==> flow/design.v <==
module DCT_Component (
    input clk,
    input reset,
    input [3:0] address,
    input signed [31:0] writedata,
    input write,
    input read,
    input chipselect,
    output reg signed [31:0] readdata
);
    parameter signed [31:0] c1 = 1420;
    parameter signed [31:0] c2 = 1338;
    parameter signed [31:0] c3 = 1204;
    parameter signed [31:0] c5 = 805;
    parameter signed [31:0] c6 = 554;
    parameter signed [31:0] c7 = 283;
    parameter s1 = 3;
    parameter s2 = 10;
    parameter s3 = 13; 
    reg signed [31:0] data1, data2, data3, data4, data5, data6, data7, data8;
    wire signed [31:0] result1, result2, result3, result4, result5, result6, result7, result8;
    wire signed [31:0] result1_, result2_, result3_, result4_, result5_, result6_, result7_, result8_;
    wire signed [31:0] x0, x1, x2, x3, x4, x5, x6, x7, x8;
    wire signed [31:0] x5_out, x8_out, x7_out;
    DCT_Stage1 stage1(
        .data1(data1), .data2(data2), .data3(data3), .data4(data4),
        .data5(data5), .data6(data6), .data7(data7), .data8(data8),
        .x0(x0), .x1(x1), .x2(x2), .x3(x3), .x5(x5), .x6(x6), .x7(x7), .x8(x8)
    );
    DCT_Stage2 stage2(
        .x8(x8), .x5(x5), .x7(x7), .x6(x6),
        .x4(x4), .x5_out(x5_out), .x8_out(x8_out), .x7_out(x7_out)
    );
    DCT_Stage3 stage3(
        .x4(x4), .x5_out(x5_out),
        .result1(result1), .result5(result5)
    );
    DCT_Stage3Col stage3col(
        .x4(x4), .x5_out(x5_out),
        .result1_(result1_), .result5_(result5_)
    );
    DCT_Stage4 stage4(
        .x0(x0), .x1(x1), .x2(x2), .x3(x3), .x8_out(x8_out), .x7_out(x7_out),
        .result3(result3), .result7(result7), .result8(result8), .result6(result6), .result4(result4), .result2(result2)
    );
    DCT_Stage4Col stage4col(
        .x0(x0), .x1(x1), .x2(x2), .x3(x3), .x8_out(x8_out), .x7_out(x7_out),
        .result3_(result3_), .result7_(result7_), .result8_(result8_), .result6_(result6_), .result4_(result4_), .result2_(result2_)
    );
    always @(posedge clk or posedge reset) begin
        if (reset) begin
            data1 <= 0;
            data2 <= 0;
            data3 <= 0;
            data4 <= 0;
            data5 <= 0;
            data6 <= 0;
            data7 <= 0;
            data8 <= 0;
            readdata <= 0;
        end else begin
            if (write && chipselect) begin
                case (address)
                    4'b0000: data1 <= writedata;
                    4'b0001: data2 <= writedata;
                    4'b0010: data3 <= writedata;
                    4'b0011: data4 <= writedata;
                    4'b0100: data5 <= writedata;
                    4'b0101: data6 <= writedata;
                    4'b0110: data7 <= writedata;
                    4'b0111: data8 <= writedata;
                endcase
            end
            if (read && chipselect) begin
                case (address)
                    4'b0000: readdata <= result1;
                    4'b0001: readdata <= result2;
                    4'b0010: readdata <= result3;
                    4'b0011: readdata <= result4;
                    4'b0100: readdata <= result5;
                    4'b0101: readdata <= result6;
                    4'b0110: readdata <= result7;
                    4'b0111: readdata <= result8;
                    4'b1000: readdata <= result1_;
                    4'b1001: readdata <= result2_;
                    4'b1010: readdata <= result3_;
                    4'b1011: readdata <= result4_;
                    4'b1100: readdata <= result5_;
                    4'b1101: readdata <= result6_;
                    4'b1110: readdata <= result7_;
                    4'b1111: readdata <= result8_;
                endcase
            end
        end
    end
defparam stage4.c1 = c1;
defparam stage4.c2 = c2;
defparam stage4.c3 = c3;
defparam stage4.c5 = c5;
defparam stage4.c6 = c6;
defparam stage4.c7 = c7;
defparam stage4.s1 = s1;
defparam stage4.s2 = s2;
defparam stage4.s3 = s3;
defparam stage4col.c1 = c1;
defparam stage4col.c2 = c2;
defparam stage4col.c3 = c3;
defparam stage4col.c5 = c5;
defparam stage4col.c6 = c6;
defparam stage4col.c7 = c7;
defparam stage4col.s1 = s1;
defparam stage4col.s2 = s2;
defparam stage4col.s3 = s3;
defparam stage3col.s1 = s1;
defparam stage3col.s2 = s2;
defparam stage3col.s3 = s3;
endmodule
module DCT_Stage1(
    input signed [31:0] data1, data2, data3, data4, data5, data6, data7, data8,
    output reg signed [31:0] x0, x1, x2, x3, x5, x6, x7, x8
);
    always @(*) begin
        x8 = data1 + data8;
        x0 = data1 - data8;
        x7 = data2 + data7;
        x1 = data2 - data7;
        x6 = data3 + data6;
        x2 = data3 - data6;
        x5 = data4 + data5;
        x3 = data4 - data5;
    end
endmodule
module DCT_Stage2(
    input signed [31:0] x8, x5, x7, x6,
    output reg signed [31:0] x4, x5_out, x8_out, x7_out
);
    always @(*) begin
        x4 = x8 + x5;
        x8_out = x8 - x5;
        x5_out = x7 + x6;
        x7_out = x7 - x6;
    end
endmodule
module DCT_Stage3(
    input signed [31:0] x4, x5_out,
    output reg signed [31:0] result1, result5
);
    always @(*) begin
        result1 = x4 + x5_out;
        result5 = x4 - x5_out;
    end
endmodule
module DCT_Stage3Col(
    input signed [31:0] x4, x5_out,
    output reg signed [31:0] result1_, result5_
);
    parameter s1 = 3;
    parameter s2 = 10;
    parameter s3 = 13; 
    always @(*) begin
        result1_ = (x4 + x5_out) >>> s1;
        result5_ = (x4 - x5_out) >>> s1;
    end
endmodule
module DCT_Stage4(
    input signed [31:0] x0, x1, x2, x3, x8_out, x7_out,
    output reg signed [31:0] result3, result7, result8, result6, result4, result2
);
    parameter signed [31:0] c1 = 1420;
    parameter signed [31:0] c2 = 1338;
    parameter signed [31:0] c3 = 1204;
    parameter signed [31:0] c5 = 805;
    parameter signed [31:0] c6 = 554;
    parameter signed [31:0] c7 = 283;
    parameter s1 = 3;
    parameter s2 = 10;
    parameter s3 = 13; 
    always @(*) begin
        result3 = (x8_out * c2 + x7_out * c6) >>> s2;
        result7 = (x8_out * c6 - x7_out * c2) >>> s2;
        result8 = (x0 * c7 - x1 * c5 + x2 * c3 - x3 * c1) >>> s2;
        result6 = (x0 * c5 - x1 * c1 + x2 * c7 + x3 * c3) >>> s2;
        result4 = (x0 * c3 - x1 * c7 - x2 * c1 - x3 * c5) >>> s2;
        result2 = (x0 * c1 + x1 * c3 + x2 * c5 + x3 * c7) >>> s2;
    end
endmodule
module DCT_Stage4Col(
    input signed [31:0] x0, x1, x2, x3, x8_out, x7_out,
    output reg signed [31:0] result3_, result7_, result8_, result6_, result4_, result2_
);
    parameter signed [31:0] c1 = 1420;
    parameter signed [31:0] c2 = 1338;
    parameter signed [31:0] c3 = 1204;
    parameter signed [31:0] c5 = 805;
    parameter signed [31:0] c6 = 554;
    parameter signed [31:0] c7 = 283;
    parameter s1 = 3;
    parameter s2 = 10;
    parameter s3 = 13; 
    always @(*) begin
        result3_ = (x8_out * c2 + x7_out * c6) >>> s3;
        result7_ = (x8_out * c6 - x7_out * c2) >>> s3;
        result8_ = (x0 * c7 - x1 * c5 + x2 * c3 - x3 * c1) >>> s3;
        result6_ = (x0 * c5 - x1 * c1 + x2 * c7 + x3 * c3) >>> s3;
        result4_ = (x0 * c3 - x1 * c7 - x2 * c1 - x3 * c5) >>> s3;
        result2_ = (x0 * c1 + x1 * c3 + x2 * c5 + x3 * c7) >>> s3;
    end
endmodule
module DCT_Custom_Instruction(clk,
                              reset,
                              dataa,
                              n,
                              clk_en,
                              start,
							                done,
                              result);
parameter c1 = 1420;
parameter c2 = 1338;
parameter c3 = 1204;
parameter c5 = 805;
parameter c6 = 554;
parameter c7 = 283;
parameter s1 = 3;
parameter s2 = 10;
parameter s3 = 13;   
  input clk;
  input reset;
  input signed [31:0] dataa;  
  input [4:0] n;
  input clk_en;
  input start;
  output done;
  output signed [31:0] result;
  wire [3:0] address;
  wire write;
  wire read;
  reg done_delay;
  assign write = (n<8);
  assign read = (n>7);
 assign address = (n == 1) ? 4'b0001 :
                   (n == 2) ? 4'b0010 :
                   (n == 3) ? 4'b0011 :
                   (n == 4) ? 4'b0100 :
                   (n == 5) ? 4'b0101 :
                   (n == 6) ? 4'b0110 :
                   (n == 7) ? 4'b0111 :
                   (n == 8) ? 4'b0000 :
                   (n == 9) ? 4'b0001 :
                   (n == 10) ? 4'b0010 :
                   (n == 11) ? 4'b0011 :
                   (n == 12) ? 4'b0100 :
                   (n == 13) ? 4'b0101 :
                   (n == 14) ? 4'b0110 :
                   (n == 15) ? 4'b0111 :
                   (n == 16) ? 4'b1000 :
                   (n == 17) ? 4'b1001 :
                   (n == 18) ? 4'b1010 :
                   (n == 19) ? 4'b1011 :
                   (n == 20) ? 4'b1100 :
                   (n == 21) ? 4'b1101 :
                   (n == 22) ? 4'b1110 :
                   (n == 23) ? 4'b1111 : 4'b0000;
  assign done = (n>7)? done_delay : start;
  always @ (posedge clk or posedge reset)
  begin
  if (reset)
		done_delay <= 0;
  else
		done_delay <= start & read;
  end
  DCT_Component wrapper_wiring(.clk(clk),
                               .reset(reset),
                               .address(address),
                               .writedata(dataa),
                               .write(write & start),
                               .read(read),
                               .chipselect(clk_en),
                               .readdata(result));
defparam wrapper_wiring.c1 = c1;
defparam wrapper_wiring.c2 = c2;
defparam wrapper_wiring.c3 = c3;
defparam wrapper_wiring.c5 = c5;
defparam wrapper_wiring.c6 = c6;
defparam wrapper_wiring.c7 = c7;
defparam wrapper_wiring.s1 = s1;
defparam wrapper_wiring.s2 = s2;
defparam wrapper_wiring.s3 = s3;
endmodule
# Step by step through the tools: DCT_Custom_Instruction

Tool output for the design above, in the order of the flow.
Line numbers count from 1 in the design file above.
Operators: Yosys type, input widths -> output width; for muxes data width and select width s.
Library cell names are shortened.
A cell with n/a has no value.

Top: DCT_Custom_Instruction
Clock port: clk
Library: sky130hd
Corner: tt_025C_1v80

# Elaborated design

Source: Yosys, flattened and elaborated, memories not mapped. Widths are those after wreduce. Registers that Yosys merges into a memory's read port (data or address) are not register bits. Print and check cells do not count. Equal cells are merged and count once.

Flip-flop bits (word level): 289
Bits in latches: 0
Bits in writable memories: 0
Bits in read-only memories: 0
Clocked read ports x word width: 0
Memories: 0
Cells after elaboration: 136

Add/subtract/negate cells: 28
$mul: 20
Divide/modulo/power cells: 0
Order comparisons: 2
Equal/unequal tests: 38
Shifts and indexed selects: 0
Multiplexer cells: 25
Bitwise logic cells: 2
Reduce/logical cells: 11

Operators with widths:

| operator               | count |
| $mul 32x10->30 const B | 8 |
| $mul 32x11->32 const B | 4 |
| $mul 32x10->32 const B | 4 |
| $mul 32x11->31 const B | 2 |
| $mul 32x10->31 const B | 2 |
| $pmux 32 s16           | 1 |
| $add 32x32->32         | 14 |
| $sub 32x32->32         | 14 |
| $mux 4                 | 23 |
| $eq 5x4->1 const B     | 8 |
| $eq 5x5->1 const B     | 8 |
| $eq 4x4->1 const B     | 8 |
| $eq 5x3->1 const B     | 4 |
| $reduce_and 2->1       | 8 |
| $eq 4x3->1 const B     | 4 |
| $eq 5x2->1 const B     | 2 |
| $eq 4x2->1 const B     | 2 |
| $eq 5x1->1 const B     | 1 |
| $gt 5x3->1 const B     | 1 |
| $lt 5x4->1 const B     | 1 |
| $eq 4x1->1 const B     | 1 |
| $logic_not 4->1        | 1 |
| $and 1x1->1            | 2 |
| $logic_and 1x1->1      | 2 |
| $mux 1                 | 1 |

# Longest topological paths

Yosys ltp: most cells in a row. Word level: on the elaborated netlist, between registers, memories and ports. Mapped: between sequential cells and ports; inverters and the memories' decode and read muxes count.

Depth after elaboration: 26
ABC_AREA: 0
Depth in mapped cells: 59
Gate-level depth less buffers: 58

# Netlist

Yosys stat after the flow's synthesis: flattened, memories mapped to cells. It holds for the ABC_AREA given above (unset counts as 0); a run with the other value may have another netlist.

Cell count: 12636
Cell area after synthesis: 0.1176491 mm2
Sequential part of the area: 0.0072319 mm2
Flip-flop cells: 289
Buffers: 190

Cells by type:

| type     | count |
| fa_1     | 1870 |
| ha_1     | 2205 |
| inv_1    | 3094 |
| dfrtp_1  | 289 |
| xnor2_1  | 703 |
| a21oi_1  | 597 |
| mux2_2   | 258 |
| nor2_1   | 666 |
| xor2_1   | 229 |
| o21ai_0  | 346 |
| nand2_1  | 330 |
| a21o_1   | 157 |
| o21bai_1 | 142 |
| nor3_1   | 163 |
| nand2b_1 | 121 |
| nor2b_1  | 115 |
| nand3_1  | 135 |
| o21a_1   | 86 |

Not listed: further types 83, cells in them 1130.
The figures by module come from a second, unflattened synthesis with its own total; it is not the netlist above.

Cells (unflattened synthesis): 22252
Area total of the unflattened synthesis: 0.2103793 mm2

Rows give one instance, submodules left out.

By module:

| module                 | instances | cells | area (mm2) | sequential area (mm2) |
| DCT_Stage4             | 1         | 8426  | 0.0840982  | 0 |
| DCT_Stage4Col          | 1         | 8446  | 0.0840619  | 0 |
| DCT_Component          | 1         | 1185  | 0.01431    | 0.0072069 |
| DCT_Stage1             | 1         | 2045  | 0.0135542  | 0 |
| DCT_Stage2             | 1         | 1046  | 0.0069079  | 0 |
| DCT_Stage3             | 1         | 576   | 0.0039075  | 0 |
| DCT_Stage3Col          | 1         | 516   | 0.0034383  | 0 |
| DCT_Custom_Instruction | 1         | 12    | 0.0001013  | 0.000025 |

# Timing after synthesis

OpenSTA on the mapped netlist: ideal clock, no wires. The path of least setup slack (recovery checks aside). Input and output delay are each 20% of the period. Register names are those of the netlist, which keeps one name where synthesis merged equal registers.

Kind: reg-to-reg
Start point: register wrapper_wiring.data6[1]
End point: register wrapper_wiring.readdata[29]
Clock period: 16000 ps
Setup time: 124 ps
Time at the first pin: 0 ps
Arrival: 13082 ps
Path slack: 2793 ps
Path delay: 13206 ps
Stages on the path: 55
Buffers on the path: 0
Synthesis period reached: 13207 ps

"path delay" = arrival - input delay + setup time.
"stages on the path": output pins that drive a net of the path, with the launching flip-flop's if there is one; two outputs of one cell count as two.
"synthesis period reached" = period - worst setup slack (recovery checks aside). The figure is calculated, with input and output delays left at 20% of the set period.
Between the ends stands the longest chain of elaborated cells between them, by number of cells; it is not shown to be the way that was timed. Of several equally long chains one is given.
A line is the first line of the expression or statement that the cell stems from. Yosys adds cells for indexed reads and writes and turns some case tables into memories.
A register here has more assigning lines than the two given.

Path through: dfrtp_1 inv_1 ha_1 nor2b_1 o31a_1 o311a_1 nor2_1 o21bai_1 a21oi_1 xnor2_1 ha_1 ha_1 inv_1 fa_1 inv_1 fa_1 inv_1 fa_1 (+19 left out) inv_1 fa_1 fa_1 xnor2_1 xnor2_1 xnor2_1 xnor2_1 xnor2_1 xnor3_1 xnor3_1 xnor3_1 xnor2_1 xor2_1 a221o_1 a211o_1 nor4_4 o211a_1 a21oi_1
Length of the longest elaborated chain: 5
Elaborated cells between the ends (all ways): 23
Classes of those cells: add/sub: 16; mul: 6; mux: 1

RTL lines, path post-synthesis:

| what            | RTL line | RTL |
| start, declared | 20       | `reg signed [31:0] data1, data2, data3, data4, data5, data6, data7, data8;` |
| start, assigned | 57       | `data6 <= 0;` |
| start, assigned | 69       | `4'b0101: data6 <= writedata;` |
| $sub 32x32->32  | 128      | `x2 = data3 - data6;` |
| $mul 32x10->30  | 181      | `result8 = (x0 * c7 - x1 * c5 + x2 * c3 - x3 * c1) >>> s2;` |
| $add 32x32->32  | 181      |  |
| $sub 32x32->32  | 181      |  |
| $pmux 32 s16    | 75       | `case (address)` |
| end, assigned   | 76       | `4'b0000: readdata <= result1;` |
| end, assigned   | 77       | `4'b0001: readdata <= result2;` |
| end, declared   | 9        | `output reg signed [31:0] readdata` |

# Worst path after layout

From the final timing report of run B: the path of least setup slack in the routed layout; clock arrival at registers is part of the times.
The path's times are printed in steps of 10 ps; the period is the one set.

Kind: reg-to-reg
Start point: register wrapper_wiring.data6[2]
End point: register wrapper_wiring.readdata[28]
Clock period: 15700 ps
Setup time: 110 ps
Time at the first pin: 580 ps
Arrival: 15490 ps
Path slack: 690 ps
Stages on the path: 53
Buffers on the path: 2

Between the ends stands the longest chain of elaborated cells between them, by number of cells; it is not shown to be the way that was timed. Of several equally long chains one is given.
A register here has more assigning lines than the two given.

Path through: dfrtp_1 inv_1 ha_1 nor2b_1 o31a_1 o31a_1 a21oi_1 nor2b_1 o21ai_0 a221o_1 inv_1 buf_4 ha_1 ha_1 inv_1 fa_1 inv_1 fa_1 (+17 left out) fa_1 fa_1 xnor2_1 xnor2_1 xnor2_1 xnor2_1 xnor2_2 xnor3_1 xnor3_1 xnor3_1 xnor2_2 xor2_1 a221o_1 a211o_1 nor4_4 buf_4 o211a_1 a21oi_1
Length of the longest elaborated chain: 5
Elaborated cells between the ends (all ways): 23
Classes of those cells: add/sub: 16; mul: 6; mux: 1

RTL lines, path after layout:

| what            | RTL line | RTL |
| start, declared | 20       | `reg signed [31:0] data1, data2, data3, data4, data5, data6, data7, data8;` |
| start, assigned | 57       | `data6 <= 0;` |
| start, assigned | 69       | `4'b0101: data6 <= writedata;` |
| $sub 32x32->32  | 128      | `x2 = data3 - data6;` |
| $mul 32x10->30  | 181      | `result8 = (x0 * c7 - x1 * c5 + x2 * c3 - x3 * c1) >>> s2;` |
| $add 32x32->32  | 181      |  |
| $sub 32x32->32  | 181      |  |
| $pmux 32 s16    | 75       | `case (address)` |
| end, assigned   | 76       | `4'b0000: readdata <= result1;` |
| end, assigned   | 77       | `4'b0001: readdata <= result2;` |
| end, declared   | 9        | `output reg signed [31:0] readdata` |

## Implementation results

Measured results for DCT_Custom_Instruction: 2 stored runs of the Yosys and OpenROAD flow on sky130hd. The settings differ; the order carries no meaning. The constraints put input and output delay at 20% of the set period each and load the outputs with 0.01 pF.
"period reached" means the clock period less the worst setup slack. The figure is calculated, with input and output delays left at 20% of the set period.
"allowed time less slack (worst setup path)" means the part of the period allowed to the worst setup path (the constraints hold back 20% at inputs and 20% at outputs) less its slack; where the path has registers, the arrival times of their clocks count too.
"allowed time less slack (worst setup path)" is known to 10 ps.

## Run A

==> flow/run.sh <==
#!/bin/bash
# the make line also repeats the synthesis and layout settings of config.mk as NAME=value (left out here)
make -C /OpenROAD-flow-scripts/flow DESIGN_CONFIG=/design/flow/config.mk WORK_HOME=/design/flow/orfs CLKGATE_MAP_FILE= finish
==> flow/config.mk <==
export PLATFORM = sky130hd
export DESIGN_NAME = DCT_Custom_Instruction
export DESIGN_NICKNAME = DCT_Custom_Instruction
export VERILOG_FILES = /design/flow/design.v
export SDC_FILE = /design/flow/constraint.sdc
export NUM_CORES = 4
export LEC_CHECK = 0
export ABC_AREA = 1
export CAP_MARGIN = 20
export CELL_PAD_IN_SITES_GLOBAL_PLACEMENT = 3
export CORE_ASPECT_RATIO = 0.91
export CORE_MARGIN = 2
export CORE_UTILIZATION = 59
export CTS_CLUSTER_DIAMETER = 160
export GPL_ROUTABILITY_DRIVEN = 0
export MIN_ROUTING_LAYER = met2
export SETUP_SLACK_MARGIN = -0.88
export SLEW_MARGIN = 0
==> flow/constraint.sdc <==
create_clock -name core_clock -period 16.0 [get_ports {clk}]
set_input_delay 3.2000 -clock core_clock [delete_from_list [all_inputs] [get_ports {clk}]]
set_output_delay 3.2000 -clock core_clock [all_outputs]
set_load 0.01 [all_outputs]

Run A: stopped before the end: placement reported GPL-0301

## Run B

==> flow/run.sh <==
#!/bin/bash
# the make line also repeats the synthesis and layout settings of config.mk as NAME=value (left out here)
make -C /OpenROAD-flow-scripts/flow DESIGN_CONFIG=/design/flow/config.mk WORK_HOME=/design/flow/orfs CLKGATE_MAP_FILE= finish
==> flow/config.mk <==
export PLATFORM = sky130hd
export DESIGN_NAME = DCT_Custom_Instruction
export DESIGN_NICKNAME = DCT_Custom_Instruction
export VERILOG_FILES = /design/flow/design.v
export SDC_FILE = /design/flow/constraint.sdc
export NUM_CORES = 4
export LEC_CHECK = 0
export CAP_MARGIN = 20
export CORE_MARGIN = 2
export CORE_UTILIZATION = 40
export SLEW_MARGIN = 20
==> flow/constraint.sdc <==
create_clock -name core_clock -period 15.7 [get_ports {clk}]
set_input_delay 3.1400 -clock core_clock [delete_from_list [all_inputs] [get_ports {clk}]]
set_output_delay 3.1400 -clock core_clock [all_outputs]
set_load 0.01 [all_outputs]

| result of run B | value |
|---|---|
| period reached | 15014 ps |
| utilization in the final report | 43.2 % |
| total die area | 0.298476 mm2 |
| standard-cell area of the final layout | 0.126665 mm2 |
| synthesis area | 0.1176491 mm2 |
| setup TNS | 0 ps |
| allowed time less slack (worst setup path) | 15010 ps |
| critical path kind | reg-to-reg |
| worst hold slack after layout | 486 ps |
| worst setup slack after layout | 686 ps |
